==> flow/design.v <==
`timescale 1ns / 1ps
package ascon_pkg;
    typedef logic [0:4][63:0] t_state_array;
    typedef logic [0:11][7:0] t_constant_addition;
    typedef logic [0:31][7:0] t_substitution;
    /*verilator lint_off UNUSEDPARAM*/
    localparam t_constant_addition C_LUT_ADDITION = {
        8'hF0,
        8'hE1,
        8'hD2,
        8'hC3,
        8'hB4,
        8'hA5,
        8'h96,
        8'h87,
        8'h78,
        8'h69,
        8'h5A,
        8'h4B
    };
    localparam t_substitution C_LUT_SBOX = {
        8'h04,
        8'h0B,
        8'h1F,
        8'h14,
        8'h1A,
        8'h15,
        8'h09,
        8'h02,
        8'h1B,
        8'h05,
        8'h08,
        8'h12,
        8'h1D,
        8'h03,
        8'h06,
        8'h1C,
        8'h1E,
        8'h13,
        8'h07,
        8'h0E,
        8'h00,
        8'h0D,
        8'h11,
        8'h18,
        8'h10,
        8'h0C,
        8'h01,
        8'h19,
        8'h16,
        8'h0A,
        8'h0F,
        8'h17
    };
    /*verilator lint_on UNUSEDPARAM*/
endpackage : ascon_pkg
`timescale 1ns / 1ps
module ascon_fsm (
    input  logic                clock,                        
    input  logic                reset_n,                      
    input  logic                i_sys_enable,                 
    input  logic                i_start,                      
    input  logic                i_data_valid,                 
    input  logic unsigned [3:0] i_round_count,                
    input  logic unsigned [1:0] i_block_count,                
    output logic                o_valid_cipher,               
    output logic                o_done,                       
    output logic                o_mux_select,                 
    output logic                o_enable_xor_data_begin,      
    output logic                o_enable_xor_key_begin,       
    output logic                o_enable_xor_key_end,         
    output logic                o_enable_xor_lsb_end,         
    output logic                o_enable_state_reg,           
    output logic                o_enable_cipher_reg,          
    output logic                o_enable_tag_reg,             
    output logic                o_enable_round_counter,       
    output logic                o_reset_round_counter_to_6,   
    output logic                o_reset_round_counter_to_0,   
    output logic                o_enable_block_counter,       
    output logic                o_reset_block_counter,        
    output logic                o_ready                       
);
    typedef enum logic unsigned [4:0] {
        STATE_IDLE,                      
        STATE_CONFIGURATION,             
        STATE_START_INITIALIZATION,      
        STATE_PROCESS_INITIALIZATION,    
        STATE_END_INITIALIZATION,        
        STATE_IDLE_ASSOCIATED_DATA,      
        STATE_START_ASSOCIATED_DATA,     
        STATE_PROCESS_ASSOCIATED_DATA,   
        STATE_END_ASSOCIATED_DATA,       
        STATE_IDLE_PLAIN_TEXT,           
        STATE_START_PLAIN_TEXT,          
        STATE_PROCESS_PLAIN_TEXT,        
        STATE_END_PLAIN_TEXT,            
        STATE_IDLE_FINALIZATION,         
        STATE_START_FINALIZATION,        
        STATE_PROCESS_FINALIZATION,      
        STATE_END_FINALIZATION           
    } type_state_e;
    logic next_o_valid_cipher;               
    logic next_o_done;                       
    logic next_o_mux_select;                 
    logic next_o_enable_xor_data_begin;      
    logic next_o_enable_xor_key_begin;       
    logic next_o_enable_xor_key_end;         
    logic next_o_enable_xor_lsb_end;         
    logic next_o_enable_state_reg;           
    logic next_o_enable_cipher_reg;          
    logic next_o_enable_tag_reg;             
    logic next_o_enable_round_counter;       
    logic next_o_reset_round_counter_to_6;   
    logic next_o_reset_round_counter_to_0;   
    logic next_o_enable_block_counter;       
    logic next_o_reset_block_counter;        
    type_state_e
        current_state,   
        next_state;      
    always_ff @(posedge clock or negedge reset_n) begin
        if (!reset_n) begin
            current_state <= STATE_IDLE;
        end
        else if (i_sys_enable) begin
            current_state <= next_state;
        end
        else begin
            current_state <= STATE_IDLE;
        end
    end
    assign o_ready = (current_state == STATE_IDLE_ASSOCIATED_DATA) || (current_state == STATE_IDLE_PLAIN_TEXT) ||
        (current_state == STATE_IDLE_FINALIZATION);
    always_comb begin
        next_state = STATE_IDLE;
        unique case (current_state)
            STATE_IDLE: begin
                if (i_start) begin
                    next_state = STATE_CONFIGURATION;
                end
            end
            STATE_CONFIGURATION: begin
                next_state = STATE_START_INITIALIZATION;
            end
            STATE_START_INITIALIZATION: begin
                next_state = STATE_PROCESS_INITIALIZATION;
            end
            STATE_PROCESS_INITIALIZATION: begin
                if (i_round_count >= 4'h9) begin
                    next_state = STATE_END_INITIALIZATION;
                end
                else begin
                    next_state = STATE_PROCESS_INITIALIZATION;
                end
            end
            STATE_END_INITIALIZATION: begin
                next_state = STATE_IDLE_ASSOCIATED_DATA;
            end
            STATE_IDLE_ASSOCIATED_DATA: begin
                if (i_data_valid) begin
                    next_state = STATE_START_ASSOCIATED_DATA;
                end
                else begin
                    next_state = STATE_IDLE_ASSOCIATED_DATA;
                end
            end
            STATE_START_ASSOCIATED_DATA: begin
                next_state = STATE_PROCESS_ASSOCIATED_DATA;
            end
            STATE_PROCESS_ASSOCIATED_DATA: begin
                if (i_round_count >= 4'h9) begin
                    next_state = STATE_END_ASSOCIATED_DATA;
                end
                else begin
                    next_state = STATE_PROCESS_ASSOCIATED_DATA;
                end
            end
            STATE_END_ASSOCIATED_DATA: begin
                next_state = STATE_IDLE_PLAIN_TEXT;
            end
            STATE_IDLE_PLAIN_TEXT: begin
                if (i_data_valid) begin
                    next_state = STATE_START_PLAIN_TEXT;
                end
                else begin
                    next_state = STATE_IDLE_PLAIN_TEXT;
                end
            end
            STATE_START_PLAIN_TEXT: begin
                next_state = STATE_PROCESS_PLAIN_TEXT;
            end
            STATE_PROCESS_PLAIN_TEXT: begin
                if (i_round_count >= 4'h9) begin
                    next_state = STATE_END_PLAIN_TEXT;
                end
                else begin
                    next_state = STATE_PROCESS_PLAIN_TEXT;
                end
            end
            STATE_END_PLAIN_TEXT: begin
                if (i_block_count >= 2'b11) begin
                    next_state = STATE_IDLE_FINALIZATION;
                end
                else begin
                    next_state = STATE_IDLE_PLAIN_TEXT;
                end
            end
            STATE_IDLE_FINALIZATION: begin
                if (i_data_valid) begin
                    next_state = STATE_START_FINALIZATION;
                end
                else begin
                    next_state = STATE_IDLE_FINALIZATION;
                end
            end
            STATE_START_FINALIZATION: begin
                next_state = STATE_PROCESS_FINALIZATION;
            end
            STATE_PROCESS_FINALIZATION: begin
                if (i_round_count >= 4'h9) begin
                    next_state = STATE_END_FINALIZATION;
                end
                else begin
                    next_state = STATE_PROCESS_FINALIZATION;
                end
            end
            STATE_END_FINALIZATION: begin
                next_state = STATE_IDLE;
            end
            /*verilator coverage_off*/
            default: begin
                next_state = STATE_IDLE;
            end
            /*verilator coverage_on*/
        endcase
    end
    always_comb begin
        next_o_valid_cipher             = 0;
        next_o_done                     = 0;
        next_o_mux_select               = 1;
        next_o_enable_xor_data_begin    = 0;
        next_o_enable_xor_key_begin     = 0;
        next_o_enable_xor_key_end       = 0;
        next_o_enable_xor_lsb_end       = 0;
        next_o_enable_state_reg         = 1;
        next_o_enable_cipher_reg        = 0;
        next_o_enable_tag_reg           = 0;
        next_o_enable_round_counter     = 0;
        next_o_reset_round_counter_to_6 = 0;
        next_o_reset_round_counter_to_0 = 0;
        next_o_enable_block_counter     = 0;
        next_o_reset_block_counter      = 0;
        unique case (current_state)
            STATE_IDLE: begin
                next_o_enable_state_reg = 0;
            end
            STATE_CONFIGURATION: begin
                next_o_enable_state_reg         = 0;
                next_o_mux_select               = 0;
                next_o_reset_round_counter_to_0 = 1;
            end
            STATE_START_INITIALIZATION: begin
                next_o_mux_select           = 0;
                next_o_enable_round_counter = 1;
            end
            STATE_PROCESS_INITIALIZATION: begin
                next_o_enable_round_counter = 1;
            end
            STATE_END_INITIALIZATION: begin
                next_o_enable_xor_key_end = 1;
            end
            STATE_IDLE_ASSOCIATED_DATA: begin
                next_o_enable_state_reg         = 0;
                next_o_reset_round_counter_to_6 = 1;
            end
            STATE_START_ASSOCIATED_DATA: begin
                next_o_enable_round_counter  = 1;
                next_o_enable_xor_data_begin = 1;
            end
            STATE_PROCESS_ASSOCIATED_DATA: begin
                next_o_enable_round_counter = 1;
            end
            STATE_END_ASSOCIATED_DATA: begin
                next_o_enable_xor_lsb_end  = 1;
                next_o_reset_block_counter = 1;
            end
            STATE_IDLE_PLAIN_TEXT: begin
                next_o_enable_state_reg         = 0;
                next_o_reset_round_counter_to_6 = 1;
            end
            STATE_START_PLAIN_TEXT: begin
                next_o_enable_round_counter  = 1;
                next_o_enable_xor_data_begin = 1;
                next_o_enable_block_counter  = 1;
                next_o_enable_cipher_reg     = 1;
                next_o_valid_cipher          = 1;
            end
            STATE_PROCESS_PLAIN_TEXT: begin
                next_o_enable_round_counter = 1;
            end
            STATE_END_PLAIN_TEXT: begin
                next_o_enable_round_counter = 1;
            end
            STATE_IDLE_FINALIZATION: begin
                next_o_enable_round_counter     = 1;
                next_o_enable_state_reg         = 0;
                next_o_reset_round_counter_to_0 = 1;
            end
            STATE_START_FINALIZATION: begin
                next_o_enable_round_counter  = 1;
                next_o_enable_xor_data_begin = 1;
                next_o_enable_xor_key_begin  = 1;
                next_o_enable_cipher_reg     = 1;
                next_o_valid_cipher          = 1;
            end
            STATE_PROCESS_FINALIZATION: begin
                next_o_enable_round_counter = 1;
            end
            STATE_END_FINALIZATION: begin
                next_o_enable_xor_key_end = 1;
                next_o_enable_tag_reg     = 1;
                next_o_done               = 1;
            end
            /*verilator coverage_off*/
            default: begin
                next_o_valid_cipher             = 0;
                next_o_done                     = 0;
                next_o_mux_select               = 1;
                next_o_enable_xor_data_begin    = 0;
                next_o_enable_xor_key_begin     = 0;
                next_o_enable_xor_key_end       = 0;
                next_o_enable_xor_lsb_end       = 0;
                next_o_enable_state_reg         = 1;
                next_o_enable_cipher_reg        = 0;
                next_o_enable_tag_reg           = 0;
                next_o_enable_round_counter     = 0;
                next_o_reset_round_counter_to_6 = 0;
                next_o_reset_round_counter_to_0 = 0;
                next_o_enable_block_counter     = 0;
                next_o_reset_block_counter      = 0;
            end
            /*verilator coverage_on*/
        endcase
    end
    always_ff @(posedge clock or negedge reset_n) begin
        if (!reset_n) begin
            o_valid_cipher             <= 0;
            o_done                     <= 0;
            o_mux_select               <= 1;
            o_enable_xor_data_begin    <= 0;
            o_enable_xor_key_begin     <= 0;
            o_enable_xor_key_end       <= 0;
            o_enable_xor_lsb_end       <= 0;
            o_enable_state_reg         <= 0;
            o_enable_cipher_reg        <= 0;
            o_enable_tag_reg           <= 0;
            o_enable_round_counter     <= 0;
            o_reset_round_counter_to_6 <= 0;
            o_reset_round_counter_to_0 <= 0;
            o_enable_block_counter     <= 0;
            o_reset_block_counter      <= 0;
        end
        else if (i_sys_enable) begin
            o_valid_cipher             <= next_o_valid_cipher;
            o_done                     <= next_o_done;
            o_mux_select               <= next_o_mux_select;
            o_enable_xor_data_begin    <= next_o_enable_xor_data_begin;
            o_enable_xor_key_begin     <= next_o_enable_xor_key_begin;
            o_enable_xor_key_end       <= next_o_enable_xor_key_end;
            o_enable_xor_lsb_end       <= next_o_enable_xor_lsb_end;
            o_enable_state_reg         <= next_o_enable_state_reg;
            o_enable_cipher_reg        <= next_o_enable_cipher_reg;
            o_enable_tag_reg           <= next_o_enable_tag_reg;
            o_enable_round_counter     <= next_o_enable_round_counter;
            o_reset_round_counter_to_6 <= next_o_reset_round_counter_to_6;
            o_reset_round_counter_to_0 <= next_o_reset_round_counter_to_0;
            o_enable_block_counter     <= next_o_enable_block_counter;
            o_reset_block_counter      <= next_o_reset_block_counter;
        end
        else begin
            o_valid_cipher             <= 0;
            o_done                     <= 0;
            o_mux_select               <= 1;
            o_enable_xor_data_begin    <= 0;
            o_enable_xor_key_begin     <= 0;
            o_enable_xor_key_end       <= 0;
            o_enable_xor_lsb_end       <= 0;
            o_enable_state_reg         <= 0;
            o_enable_cipher_reg        <= 0;
            o_enable_tag_reg           <= 0;
            o_enable_round_counter     <= 0;
            o_reset_round_counter_to_6 <= 0;
            o_reset_round_counter_to_0 <= 0;
            o_enable_block_counter     <= 0;
            o_reset_block_counter      <= 0;
        end
    end
endmodule
`timescale 1ns / 1ps
module xor_begin
(
    input  logic         [319:0]         i_state,             
    input  logic         [ 63:0] i_data,              
    input  logic         [127:0] i_key,               
    input  logic                 i_enable_xor_key,    
    input  logic                 i_enable_xor_data,   
    output logic         [319:0]         o_state              
);
    assign o_state[319:256] = i_enable_xor_data ? (i_state[319:256] ^ i_data) : i_state[319:256];
    assign o_state[255:192] = i_enable_xor_key ? (i_state[255:192] ^ i_key[127:64]) : i_state[255:192];
    assign o_state[191:128] = i_enable_xor_key ? (i_state[191:128] ^ i_key[63:0]) : i_state[191:128];
    assign o_state[127:64] = i_state[127:64];
    assign o_state[63:0] = i_state[63:0];
endmodule
`timescale 1ns / 1ps
module xor_end
(
    input  logic         [319:0]         i_state,            
    input  logic         [127:0] i_key,              
    input  logic                 i_enable_xor_key,   
    input  logic                 i_enable_xor_lsb,   
    output logic         [319:0]         o_state             
);
    logic [63:0] state_part_4_xored_with_lsb;   
    assign state_part_4_xored_with_lsb = {i_state[63:1], i_state[0] ^ i_enable_xor_lsb};
    assign o_state[319:256] = i_state[319:256];
    assign o_state[255:192] = i_state[255:192];
    assign o_state[191:128] = i_state[191:128];
    assign o_state[127:64] = i_enable_xor_key ? (i_state[127:64] ^ i_key[127:64]) : i_state[127:64];
    assign
        o_state[63:0] = i_enable_xor_key ? (state_part_4_xored_with_lsb ^ i_key[63:0]) : state_part_4_xored_with_lsb;
endmodule
`timescale 1ns / 1ps
module addition_layer
(
    input  logic         [3:0] i_round,   
    input  logic         [319:0]       i_state,   
    output logic         [319:0]       o_state    
);
    assign o_state[319:256] = i_state[319:256];
    assign o_state[255:192] = i_state[255:192];
    logic [7:0] s_round_constant;   
    always_comb begin
        case (i_round)
            4'd0 : s_round_constant = 8'hF0;
            4'd1 : s_round_constant = 8'hE1;
            4'd2 : s_round_constant = 8'hD2;
            4'd3 : s_round_constant = 8'hC3;
            4'd4 : s_round_constant = 8'hB4;
            4'd5 : s_round_constant = 8'hA5;
            4'd6 : s_round_constant = 8'h96;
            4'd7 : s_round_constant = 8'h87;
            4'd8 : s_round_constant = 8'h78;
            4'd9 : s_round_constant = 8'h69;
            4'd10: s_round_constant = 8'h5A;
            4'd11: s_round_constant = 8'h4B;
            default: s_round_constant = 8'h00;
        endcase
    end
    assign o_state[191:128] = i_state[191:128] ^ {56'h00000000000000, s_round_constant};
    assign o_state[127:64] = i_state[127:64];
    assign o_state[63:0] = i_state[63:0];
endmodule
`timescale 1ns / 1ps
module sbox
(
    input  logic unsigned [4:0] i_data,   
    output logic          [4:0] o_data    
);
    always_comb begin
        case (i_data)
            5'd0 : o_data = 5'h04;
            5'd1 : o_data = 5'h0B;
            5'd2 : o_data = 5'h1F;
            5'd3 : o_data = 5'h14;
            5'd4 : o_data = 5'h1A;
            5'd5 : o_data = 5'h15;
            5'd6 : o_data = 5'h09;
            5'd7 : o_data = 5'h02;
            5'd8 : o_data = 5'h1B;
            5'd9 : o_data = 5'h05;
            5'd10: o_data = 5'h08;
            5'd11: o_data = 5'h12;
            5'd12: o_data = 5'h1D;
            5'd13: o_data = 5'h03;
            5'd14: o_data = 5'h06;
            5'd15: o_data = 5'h1C;
            5'd16: o_data = 5'h1E;
            5'd17: o_data = 5'h13;
            5'd18: o_data = 5'h07;
            5'd19: o_data = 5'h0E;
            5'd20: o_data = 5'h00;
            5'd21: o_data = 5'h0D;
            5'd22: o_data = 5'h11;
            5'd23: o_data = 5'h18;
            5'd24: o_data = 5'h10;
            5'd25: o_data = 5'h0C;
            5'd26: o_data = 5'h01;
            5'd27: o_data = 5'h19;
            5'd28: o_data = 5'h16;
            5'd29: o_data = 5'h0A;
            5'd30: o_data = 5'h0F;
            5'd31: o_data = 5'h17;
            default: o_data = 5'h00;
        endcase
    end
endmodule
`timescale 1ns / 1ps
module substitution_layer
#(
    parameter int G_NUM_SBOXES = 64   
) (
    input  logic         [319:0] i_state,   
    output logic         [319:0] o_state    
);
    for (genvar i = 0; i < G_NUM_SBOXES; i = i + 1) begin : g_sbox
        sbox sbox_i (
            .i_data({i_state[256+i], i_state[192+i], i_state[128+i], i_state[64+i], i_state[0+i]}),
            .o_data({o_state[256+i], o_state[192+i], o_state[128+i], o_state[64+i], o_state[0+i]})
        );
    end
endmodule
`timescale 1ns / 1ps
module diffusion_layer
(
    input  logic         [319:0] i_state,   
    output logic         [319:0] o_state    
);
    assign o_state[319:256] = i_state[319:256] ^ {i_state[274:256], i_state[319:275]} ^ {i_state[283:256], i_state[319:284]};
    assign o_state[255:192] = i_state[255:192] ^ {i_state[252:192], i_state[255:253]} ^ {i_state[230:192], i_state[255:231]};
    assign o_state[191:128] = i_state[191:128] ^ {i_state[128], i_state[191:129]} ^ {i_state[133:128], i_state[191:134]};
    assign o_state[127:64] = i_state[127:64] ^ {i_state[73:64], i_state[127:74]} ^ {i_state[80:64], i_state[127:81]};
    assign o_state[63:0] = i_state[63:0] ^ {i_state[6:0], i_state[63:7]} ^ {i_state[40:0], i_state[63:41]};
endmodule
 `timescale 1ns / 1ps
module permutation
(
    input  logic                 clock,                     
    input  logic                 reset_n,                   
    input  logic                 i_sys_enable,              
    input  logic                 i_mux_select,              
    input  logic                 i_enable_xor_key_begin,    
    input  logic                 i_enable_xor_data_begin,   
    input  logic                 i_enable_xor_key_end,      
    input  logic                 i_enable_xor_lsb_end,      
    input  logic                 i_enable_cipher_reg,       
    input  logic                 i_enable_tag_reg,          
    input  logic                 i_enable_state_reg,        
    input  logic         [319:0]         i_state,                   
    input  logic         [  3:0] i_round,                   
    input  logic         [ 63:0] i_data,                    
    input  logic         [127:0] i_key,                     
    output logic         [319:0]         o_state,                   
    output logic         [ 63:0] o_cipher,                  
    output logic         [127:0] o_tag                      
);
    logic         [319:0]
        state_mux_output,                    
        state_xor_begin_output,              
        state_adder_output,                  
        state_substitution_layer_output,     
        state_diffusion_output,              
        state_xor_end_output,                
        state_output_reg;                    
    logic [ 63:0] o_cipher_reg;              
    logic [127:0] o_tag_reg;                 
    assign state_mux_output = (i_mux_select == 1'b0) ? i_state : state_output_reg;
    xor_begin xor_begin_1 (
        .i_state          (state_mux_output),
        .i_data           (i_data),
        .i_key            (i_key),
        .i_enable_xor_key (i_enable_xor_key_begin),
        .i_enable_xor_data(i_enable_xor_data_begin),
        .o_state          (state_xor_begin_output)
    );
    addition_layer addition_layer_1 (
        .i_round(i_round),
        .i_state(state_xor_begin_output),
        .o_state(state_adder_output)
    );
    substitution_layer #(
        .G_NUM_SBOXES(64)
    ) substitution_layer_1 (
        .i_state(state_adder_output),
        .o_state(state_substitution_layer_output)
    );
    diffusion_layer diffusion_layer_1 (
        .i_state(state_substitution_layer_output),
        .o_state(state_diffusion_output)
    );
    xor_end xor_end_1 (
        .i_state         (state_diffusion_output),
        .i_key           (i_key),
        .i_enable_xor_key(i_enable_xor_key_end),
        .i_enable_xor_lsb(i_enable_xor_lsb_end),
        .o_state         (state_xor_end_output)
    );
    always_ff @(posedge clock or negedge reset_n) begin
        if (!reset_n) begin
            state_output_reg <= '0;
            o_cipher_reg     <= 0;
            o_tag_reg        <= 0;
        end
        else if (i_sys_enable) begin
            if (i_enable_state_reg) begin
                state_output_reg <= state_xor_end_output;
            end
            if (i_enable_cipher_reg) begin
                o_cipher_reg <= state_xor_begin_output[319:256];
            end
            if (i_enable_tag_reg) begin
                o_tag_reg <= {state_xor_end_output[127:64], state_xor_end_output[63:0]};
            end
        end
        else begin
            state_output_reg <= '0;
            o_cipher_reg     <= 0;
            o_tag_reg        <= 0;
        end
    end
    assign o_state  = state_output_reg;
    assign o_cipher = o_cipher_reg;
    assign o_tag    = o_tag_reg;
endmodule
`timescale 1ns / 1ps
module ascon
(
    input  logic         clock,            
    input  logic         reset_n,          
    input  logic         i_sys_enable,     
    input  logic         i_start,          
    input  logic         i_data_valid,     
    input  logic [ 63:0] i_data,           
    input  logic [127:0] i_key,            
    input  logic [127:0] i_nonce,          
    output logic [ 63:0] o_cipher,         
    output logic [127:0] o_tag,            
    output logic         o_valid_cipher,   
    output logic         o_done,           
    output logic         o_ready           
);
    logic
        s_mux_select,                       
        s_enable_xor_data_begin,            
        s_enable_xor_key_begin,             
        s_enable_xor_key_end,               
        s_enable_xor_lsb_end,               
        s_enable_state_reg,                 
        s_enable_cipher_reg,                
        s_enable_tag_reg,                   
        s_enable_round_counter,             
        s_reset_round_counter_to_6,         
        s_reset_round_counter_to_0,         
        s_enable_block_counter,             
        s_reset_block_counter,              
        s_valid_cipher,                     
        reg_valid_cipher,                   
        s_done,                             
        reg_done;                           
    logic         [319:0]       o_state;            
    logic         [3:0] reg_round_counter;  
    logic         [1:0] reg_block_counter;  
    ascon_fsm ascon_fsm_inst (
        .clock                     (clock),
        .reset_n                   (reset_n),
        .i_sys_enable              (i_sys_enable),
        .i_start                   (i_start),
        .i_data_valid              (i_data_valid),
        .i_round_count             (reg_round_counter),
        .i_block_count             (reg_block_counter),
        .o_valid_cipher            (s_valid_cipher),
        .o_done                    (s_done),
        .o_mux_select              (s_mux_select),
        .o_enable_xor_data_begin   (s_enable_xor_data_begin),
        .o_enable_xor_key_begin    (s_enable_xor_key_begin),
        .o_enable_xor_key_end      (s_enable_xor_key_end),
        .o_enable_xor_lsb_end      (s_enable_xor_lsb_end),
        .o_enable_state_reg        (s_enable_state_reg),
        .o_enable_cipher_reg       (s_enable_cipher_reg),
        .o_enable_tag_reg          (s_enable_tag_reg),
        .o_enable_round_counter    (s_enable_round_counter),
        .o_reset_round_counter_to_6(s_reset_round_counter_to_6),
        .o_reset_round_counter_to_0(s_reset_round_counter_to_0),
        .o_enable_block_counter    (s_enable_block_counter),
        .o_reset_block_counter     (s_reset_block_counter),
        .o_ready                   (o_ready)
    );
    permutation permutation_inst (
        .clock                  (clock),
        .reset_n                (reset_n),
        .i_sys_enable           (i_sys_enable),
        .i_mux_select           (s_mux_select),
        .i_enable_xor_key_begin (s_enable_xor_key_begin),
        .i_enable_xor_data_begin(s_enable_xor_data_begin),
        .i_enable_xor_key_end   (s_enable_xor_key_end),
        .i_enable_xor_lsb_end   (s_enable_xor_lsb_end),
        .i_enable_cipher_reg    (s_enable_cipher_reg),
        .i_enable_tag_reg       (s_enable_tag_reg),
        .i_enable_state_reg     (s_enable_state_reg),
        .i_state                ({i_data, i_key[127:64], i_key[63:0], i_nonce[127:64], i_nonce[63:0]}),
        .i_round                (reg_round_counter),
        .i_data                 (i_data),
        .i_key                  (i_key),
        .o_state                (o_state),
        .o_cipher               (o_cipher),
        .o_tag                  (o_tag)
    );
    always_ff @(posedge clock or negedge reset_n) begin
        if (!reset_n) begin
            reg_round_counter <= 4'b0;
            reg_block_counter <= 2'b0;
            reg_valid_cipher  <= 1'b0;
            reg_done          <= 1'b0;
        end
        else if (i_sys_enable) begin
            reg_valid_cipher <= s_valid_cipher;
            reg_done         <= s_done;
            if (s_reset_round_counter_to_6) begin
                reg_round_counter <= 4'd6;
            end
            else if (s_reset_round_counter_to_0) begin
                reg_round_counter <= 4'b0;
            end
            else if (s_enable_round_counter) begin
                reg_round_counter <= reg_round_counter + 4'b0001;
            end
            if (s_reset_block_counter) begin
                reg_block_counter <= 2'b00;
            end
            else if (s_enable_block_counter) begin
                reg_block_counter <= reg_block_counter + 2'b01;
            end
        end
        else begin
            reg_round_counter <= 4'b0;
            reg_block_counter <= 2'b0;
            reg_valid_cipher  <= 1'b0;
            reg_done          <= 1'b0;
        end
    end
    assign o_valid_cipher = reg_valid_cipher;
    assign o_done         = reg_done;
endmodule
# From RTL to reports: ascon
# What the tools print for ascon, step after step.
# Line numbers count from 1 in the design file above.
# Operators carry their Yosys type and port widths (W data, S select, Z words).
# A cell with - has no value.
dict set report design {
  design {ascon}
  clk_port {clock}
  cell_library {sky130hd}
  lib_corner {tt_025C_1v80}
}

# Word level
# Counts by Yosys on the flattened word-level netlist (proc, flatten, opt, wreduce; memories kept). Register bits leave out memories and registers merged into their read ports (data or address). Print and check cells are left out.
# Yosys's memory passes give these memory sizes; they may raise the number of words (mostly to a power of two), join words into wider ones and drop unused or constant bits.
dict set report bits {
  ff_bits 540
  rom_bits 10848
  memories 66
  input_bits 325
  out_inout_bits 195
}
dict set report op_classes {
  n_addsub 2
  compare 2
  equal 20
  muxes 47
  logic 17
  reduce_logical 3
}
# name words width read_ports write_ports line
set mem_list {}
lappend mem_list {{(name not given)} 32 15 1 0 252} ;# unique case (current_state)
lappend mem_list {{(name not given)} 32 5 1 0 470} ;# case (i_data)
lappend mem_list {{(name not given)} 32 5 1 0 470}
lappend mem_list {{(name not given)} 32 5 1 0 470}
lappend mem_list {{(name not given)} 32 5 1 0 470}
lappend mem_list {{(name not given)} 32 5 1 0 470}
# Memories not listed: 60.
# cell count
set ops {}
lappend ops {{$xor A64 B64 Y64} 15}
lappend ops {{$mux W320} 3}
lappend ops {{$mux W64} 7}
lappend ops {{$mux W128} 2}
lappend ops {{$pmux W5 S16} 1}
lappend ops {{$xor A64 B8 Y64} 1}
lappend ops {{$eq A5 B4 Y1 const B} 8}
lappend ops {{$eq A5 B3 Y1 const B} 4}
lappend ops {{$mux W4} 5}
lappend ops {{$mux W1} 18}
lappend ops {{$mux W2} 6}
lappend ops {{$eq A5 B2 Y1 const B} 2}
lappend ops {{$mux W5} 2}
lappend ops {{$mux W3} 3}
lappend ops {{$ne A2 B1 Y1 const B} 3}
lappend ops {{$eq A5 B1 Y1 const B} 1}
lappend ops {{$logic_not A5 Y1} 1}
lappend ops {{$add A4 B1 Y4 const B} 1}
lappend ops {{$ne A4 B1 Y1 const B} 1}
lappend ops {{$ge A4 B4 Y1 const B} 1}
lappend ops {{$ne A3 B1 Y1 const B} 1}
lappend ops {{$logic_or A1 B1 Y1} 2}
lappend ops {{$add A2 B1 Y2 const B} 1}
lappend ops {{$ge A2 B2 Y1 const B} 1}
lappend ops {{$xor A1 B1 Y1} 1}

# Depth
# Yosys ltp: most cells in a row. Word level: on the elaborated netlist, between registers, memories and ports. Mapped: between sequential cells and ports; inverters and the memories' decode and read muxes count.
dict set report depth {
  depth_word 7
  abc_area 0
  depth_mapped 17
  depth_no_buf 10
}

# Netlist
# Source: synth_stat.txt of the flow (Yosys; design flattened, memories mapped). It holds for the ABC_AREA given above (unset counts as 0); a run with the other value may have another netlist.
dict set report mapped {
  mapped_cells 5747
  yosys_area_um2 52765.6
  seq_area_um2 13439.1
  ff_cells 537
}
# cell_type count
set by_type {}
lappend by_type {sky130_fd_sc_hd__dfrtp_1 536}
lappend by_type {sky130_fd_sc_hd__mux2i_1 694}
lappend by_type {sky130_fd_sc_hd__xnor2_1 574}
lappend by_type {sky130_fd_sc_hd__xnor3_1 165}
lappend by_type {sky130_fd_sc_hd__nor2_1 569}
lappend by_type {sky130_fd_sc_hd__a211oi_1 249}
lappend by_type {sky130_fd_sc_hd__xor2_1 205}
lappend by_type {sky130_fd_sc_hd__ha_1 137}
lappend by_type {sky130_fd_sc_hd__a21oi_1 332}
lappend by_type {sky130_fd_sc_hd__o21ai_0 299}
lappend by_type {sky130_fd_sc_hd__nand2_1 372}
lappend by_type {sky130_fd_sc_hd__maj3_1 100}
lappend by_type {sky130_fd_sc_hd__nor2b_1 159}
lappend by_type {sky130_fd_sc_hd__and3b_1 91}
lappend by_type {sky130_fd_sc_hd__mux2_2 67}
lappend by_type {sky130_fd_sc_hd__clkbuf_1 196}
lappend by_type {sky130_fd_sc_hd__o21a_1 91}
lappend by_type {sky130_fd_sc_hd__nand3b_1 88}
# Not listed: further types 54, cells in them 823.
# The figures by module come from a second, unflattened synthesis with its own total; it is not the netlist above.
dict set report hier_totals {
  hier_cells 5545
  hier_area_um2 59244.3
}
# Rows give one instance, submodules left out.
# mod instances cells mod_area_um2 mod_seq_area_um2
set modules {}
lappend modules {permutation 1 2006 27320.0 12812.3}
lappend modules {sbox 64 28 217.7 0.0}
lappend modules {diffusion_layer 1 320 7618.6 0.0}
lappend modules {xor_begin 1 533 3569.7 0.0}
lappend modules {xor_end 1 463 3205.6 0.0}
lappend modules {addition_layer 1 326 2453.6 0.0}
lappend modules {ascon_fsm 1 74 794.5 426.7}
lappend modules {ascon 1 31 349.1 200.2}
lappend modules {{substitution_layer #(G_NUM_SBOXES=64)} 1 0 0.0 0.0}

# Timing after synthesis
# Source: OpenSTA report_checks on the synthesized netlist (no wires, ideal clock, input and output delay 20% of the period each), path of least setup slack; recovery checks are left aside. Register names are those of the netlist, which keeps one name where synthesis merged equal registers.
dict set report synth_timing {
  path_type {input to register}
  start {input port i_nonce[45]}
  end {register permutation_inst.state_output_reg[198]}
  period_ns 10.0
  in_delay_ns 2.000
  setup_time_ns 0.126
  t_first_pin_ns 2.000
  arrival_ns 3.951
  t_required_ns 9.874
  path_slack_ns 5.923
  delay_ns 2.077
  stages 9
  n_path_buf 0
  synth_period_reached_ns 4.077
}
# "delay_ns" = arrival - input delay + setup time.
# "stages": output pins that drive a net of the path, with the launching flip-flop's if there is one; two outputs of one cell count as two.
# "synth_period_reached_ns" is the clock period less the worst setup slack; recovery checks do not enter. This is arithmetic on one report: input and output delays are still those of the set period (20% each).
# The rows between start and end are the longest chain of elaborated cells between them; the timing report does not say that the signal goes this way. Where chains are equally long, one stands for them.
# A line is the first line of the expression or statement that the cell stems from. Yosys adds cells for indexed reads and writes and turns some case tables into memories.
# The chain passes a memory read, where the word-level depth is cut; so it can be longer than that depth.
# A register here has more assigning lines than the two given.
dict set report synth_between {
  path_cell_list {sky130_fd_sc_hd__mux2i_1 -> sky130_fd_sc_hd__inv_1 -> sky130_fd_sc_hd__ha_1 -> sky130_fd_sc_hd__inv_1 -> sky130_fd_sc_hd__mux2i_4 -> sky130_fd_sc_hd__xor2_2 -> sky130_fd_sc_hd__xnor3_1 -> sky130_fd_sc_hd__and3_1 -> sky130_fd_sc_hd__a311o_1}
  elab_chain_cells 5
  cone_cells 5
  cone_lines 5
}
# element line
set synth_lines {}
lappend synth_lines {{from (decl)} 634} ;# input  logic [127:0] i_nonce,
lappend synth_lines {{$mux W320} 566} ;# assign state_mux_output = (i_mux_select == 1'b0) ? i_state : state_output_reg;
lappend synth_lines {{$mem_v2 Z32 W5} 470} ;# case (i_data)
lappend synth_lines {{$xor A64 B64 Y64} 529} ;# assign o_state[255:192] = i_state[255:192] ^ {i_state[252:192], i_state[255:253]} ^ {i_state[230:192], i_state ...
lappend synth_lines {{$mux W320} 604} ;# if (i_enable_state_reg) begin
lappend synth_lines {{$mux W320} 603} ;# else if (i_sys_enable) begin
lappend synth_lines {{to (assign)} 599} ;# state_output_reg <= '0;
lappend synth_lines {{to (assign)} 605} ;# state_output_reg <= state_xor_end_output;
lappend synth_lines {{to (decl)} 563} ;# state_output_reg;

# Worst path after layout
# Path of least setup slack in the final report of flow run A (OpenROAD, finished layout, wires in). Where an end is a register, its clock arrival counts in the times.
dict set report layout_timing {
  path_type {register to register}
  start {register ascon_fsm_inst.o_mux_select}
  end {register permutation_inst.state_output_reg[86]}
  period_ns 8.44
  setup_time_ns 0.09
  t_first_pin_ns 0.70
  arrival_ns 5.76
  t_required_ns 9.06
  path_slack_ns 3.30
  stages 12
  n_path_buf 3
}
# The rows between start and end are the longest chain of elaborated cells between them; the timing report does not say that the signal goes this way. Where chains are equally long, one stands for them.
# The chain passes a memory read, where the word-level depth is cut; so it can be longer than that depth.
# A register here has more assigning lines than the two given.
dict set report layout_between {
  path_cell_list {sky130_fd_sc_hd__dfstp_4 -> sky130_fd_sc_hd__buf_16 -> sky130_fd_sc_hd__buf_12 -> sky130_fd_sc_hd__buf_16 -> sky130_fd_sc_hd__mux2i_1 -> sky130_fd_sc_hd__nor2_1 -> sky130_fd_sc_hd__a21oi_1 -> sky130_fd_sc_hd__nand2_1 -> sky130_fd_sc_hd__xnor2_1 -> sky130_fd_sc_hd__xnor3_1 -> sky130_fd_sc_hd__mux2i_1 -> sky130_fd_sc_hd__nor2_1}
  elab_chain_cells 11
  cone_cells 17
  cone_lines 10
}
# element line
set layout_lines {}
lappend layout_lines {{from (decl)} 68} ;# output logic                o_mux_select,
lappend layout_lines {{from (assign)} 348} ;# o_mux_select               <= 1;
lappend layout_lines {{from (assign)} 365} ;# o_mux_select               <= next_o_mux_select;
lappend layout_lines {{$mux W320} 566} ;# assign state_mux_output = (i_mux_select == 1'b0) ? i_state : state_output_reg;
lappend layout_lines {{$xor A64 B64 Y64} 410} ;# assign o_state[191:128] = i_enable_xor_key ? (i_state[191:128] ^ i_key[63:0]) : i_state[191:128];
lappend layout_lines {{$mux W64} 410}
lappend layout_lines {{$xor A64 B8 Y64} 459} ;# assign o_state[191:128] = i_state[191:128] ^ {56'h00000000000000, s_round_constant};
lappend layout_lines {{$mem_v2 Z32 W5} 470} ;# case (i_data)
lappend layout_lines {{$xor A64 B64 Y64 x2} 531} ;# assign o_state[127:64] = i_state[127:64] ^ {i_state[73:64], i_state[127:74]} ^ {i_state[80:64], i_state[127:81 ...
lappend layout_lines {{$xor A64 B64 Y64} 428} ;# assign o_state[127:64] = i_enable_xor_key ? (i_state[127:64] ^ i_key[127:64]) : i_state[127:64];
lappend layout_lines {{$mux W64} 428}
lappend layout_lines {{$mux W320} 604} ;# if (i_enable_state_reg) begin
lappend layout_lines {{$mux W320} 603} ;# else if (i_sys_enable) begin
lappend layout_lines {{to (assign)} 599} ;# state_output_reg <= '0;
lappend layout_lines {{to (assign)} 605} ;# state_output_reg <= state_xor_end_output;
lappend layout_lines {{to (decl)} 563} ;# state_output_reg;

2 stored runs of ascon in the flow (synthesis by Yosys, layout by OpenROAD, sky130hd cells), in arbitrary order. Constraints: input delay and output delay 20% of the set period each, output load 0.01 pF.
"timing.worst_path_ns" = time allowed to the worst setup path (clock period - input delay - output delay, where it has them) - its slack; a late launch clock adds to it, a late capture clock takes from it.

# flow run A
==> flow/run.sh <==
#!/bin/bash
# the make line also repeats the synthesis and layout settings of config.mk as NAME=value (left out here)
make -C /OpenROAD-flow-scripts/flow DESIGN_CONFIG=/design/flow/config.mk WORK_HOME=/design/flow/orfs CLKGATE_MAP_FILE= finish
==> flow/config.mk <==
export PLATFORM = sky130hd
export DESIGN_NAME = ascon
export DESIGN_NICKNAME = ascon
export VERILOG_FILES = /design/flow/design.v
export SDC_FILE = /design/flow/constraint.sdc
export NUM_CORES = 4
export LEC_CHECK = 0
export CAP_MARGIN = 20
export CELL_PAD_IN_SITES_DETAIL_PLACEMENT = 2
export CELL_PAD_IN_SITES_GLOBAL_PLACEMENT = 1
export CORE_ASPECT_RATIO = 0.79
export CORE_MARGIN = 2
export CORE_UTILIZATION = 45
export CTS_CLUSTER_DIAMETER = 344
export CTS_CLUSTER_SIZE = 75
export GPL_ROUTABILITY_DRIVEN = 0
export GPL_TIMING_DRIVEN = 1
export HOLD_SLACK_MARGIN = 0.2
export MAX_ROUTING_LAYER = met5
export PLACE_DENSITY_LB_ADDON = 0.01
export SETUP_SLACK_MARGIN = 0.15
export SLEW_MARGIN = 40
export TNS_END_PERCENT = 5
==> flow/constraint.sdc <==
create_clock -name core_clock -period 8.44 [get_ports {clock}]
set_input_delay 1.6880 -clock core_clock [delete_from_list [all_inputs] [get_ports {clock}]]
set_output_delay 1.6880 -clock core_clock [all_outputs]
set_load 0.01 [all_outputs]

==> flow run A: results <==
synthArea_um2=52765.6
final_die_area_um2=120030.0
final_util_pct=52.2
final_setup_ws_ns=3.301
timing.worst_path_ns=5.14
critical_path_type="register to register"

# flow run B
==> flow/run.sh <==
#!/bin/bash
# the make line also repeats the synthesis and layout settings of config.mk as NAME=value (left out here)
make -C /OpenROAD-flow-scripts/flow DESIGN_CONFIG=/design/flow/config.mk WORK_HOME=/design/flow/orfs CLKGATE_MAP_FILE= finish
==> flow/config.mk <==
export PLATFORM = sky130hd
export DESIGN_NAME = ascon
export DESIGN_NICKNAME = ascon
export VERILOG_FILES = /design/flow/design.v
export SDC_FILE = /design/flow/constraint.sdc
export NUM_CORES = 4
export LEC_CHECK = 0
export CAP_MARGIN = 20
export CELL_PAD_IN_SITES_DETAIL_PLACEMENT = 2
export CELL_PAD_IN_SITES_GLOBAL_PLACEMENT = 1
export CORE_MARGIN = 2
export CORE_UTILIZATION = 29
export CTS_CLUSTER_DIAMETER = 344
export CTS_CLUSTER_SIZE = 75
export GPL_TIMING_DRIVEN = 1
export HOLD_SLACK_MARGIN = 0.2
export MAX_ROUTING_LAYER = met5
export PLACE_DENSITY_LB_ADDON = 0.01
export SETUP_SLACK_MARGIN = 1.72
export SLEW_MARGIN = 20
export TNS_END_PERCENT = 5
==> flow/constraint.sdc <==
create_clock -name core_clock -period 8.44 [get_ports {clock}]
set_input_delay 1.6880 -clock core_clock [delete_from_list [all_inputs] [get_ports {clock}]]
set_output_delay 1.6880 -clock core_clock [all_outputs]
set_load 0.01 [all_outputs]

==> flow run B: results <==
synthArea_um2=52765.6
final_die_area_um2=185378.0
final_util_pct=33.9
final_setup_ws_ns=3.049
timing.worst_path_ns=5.39
critical_path_type="register to register"
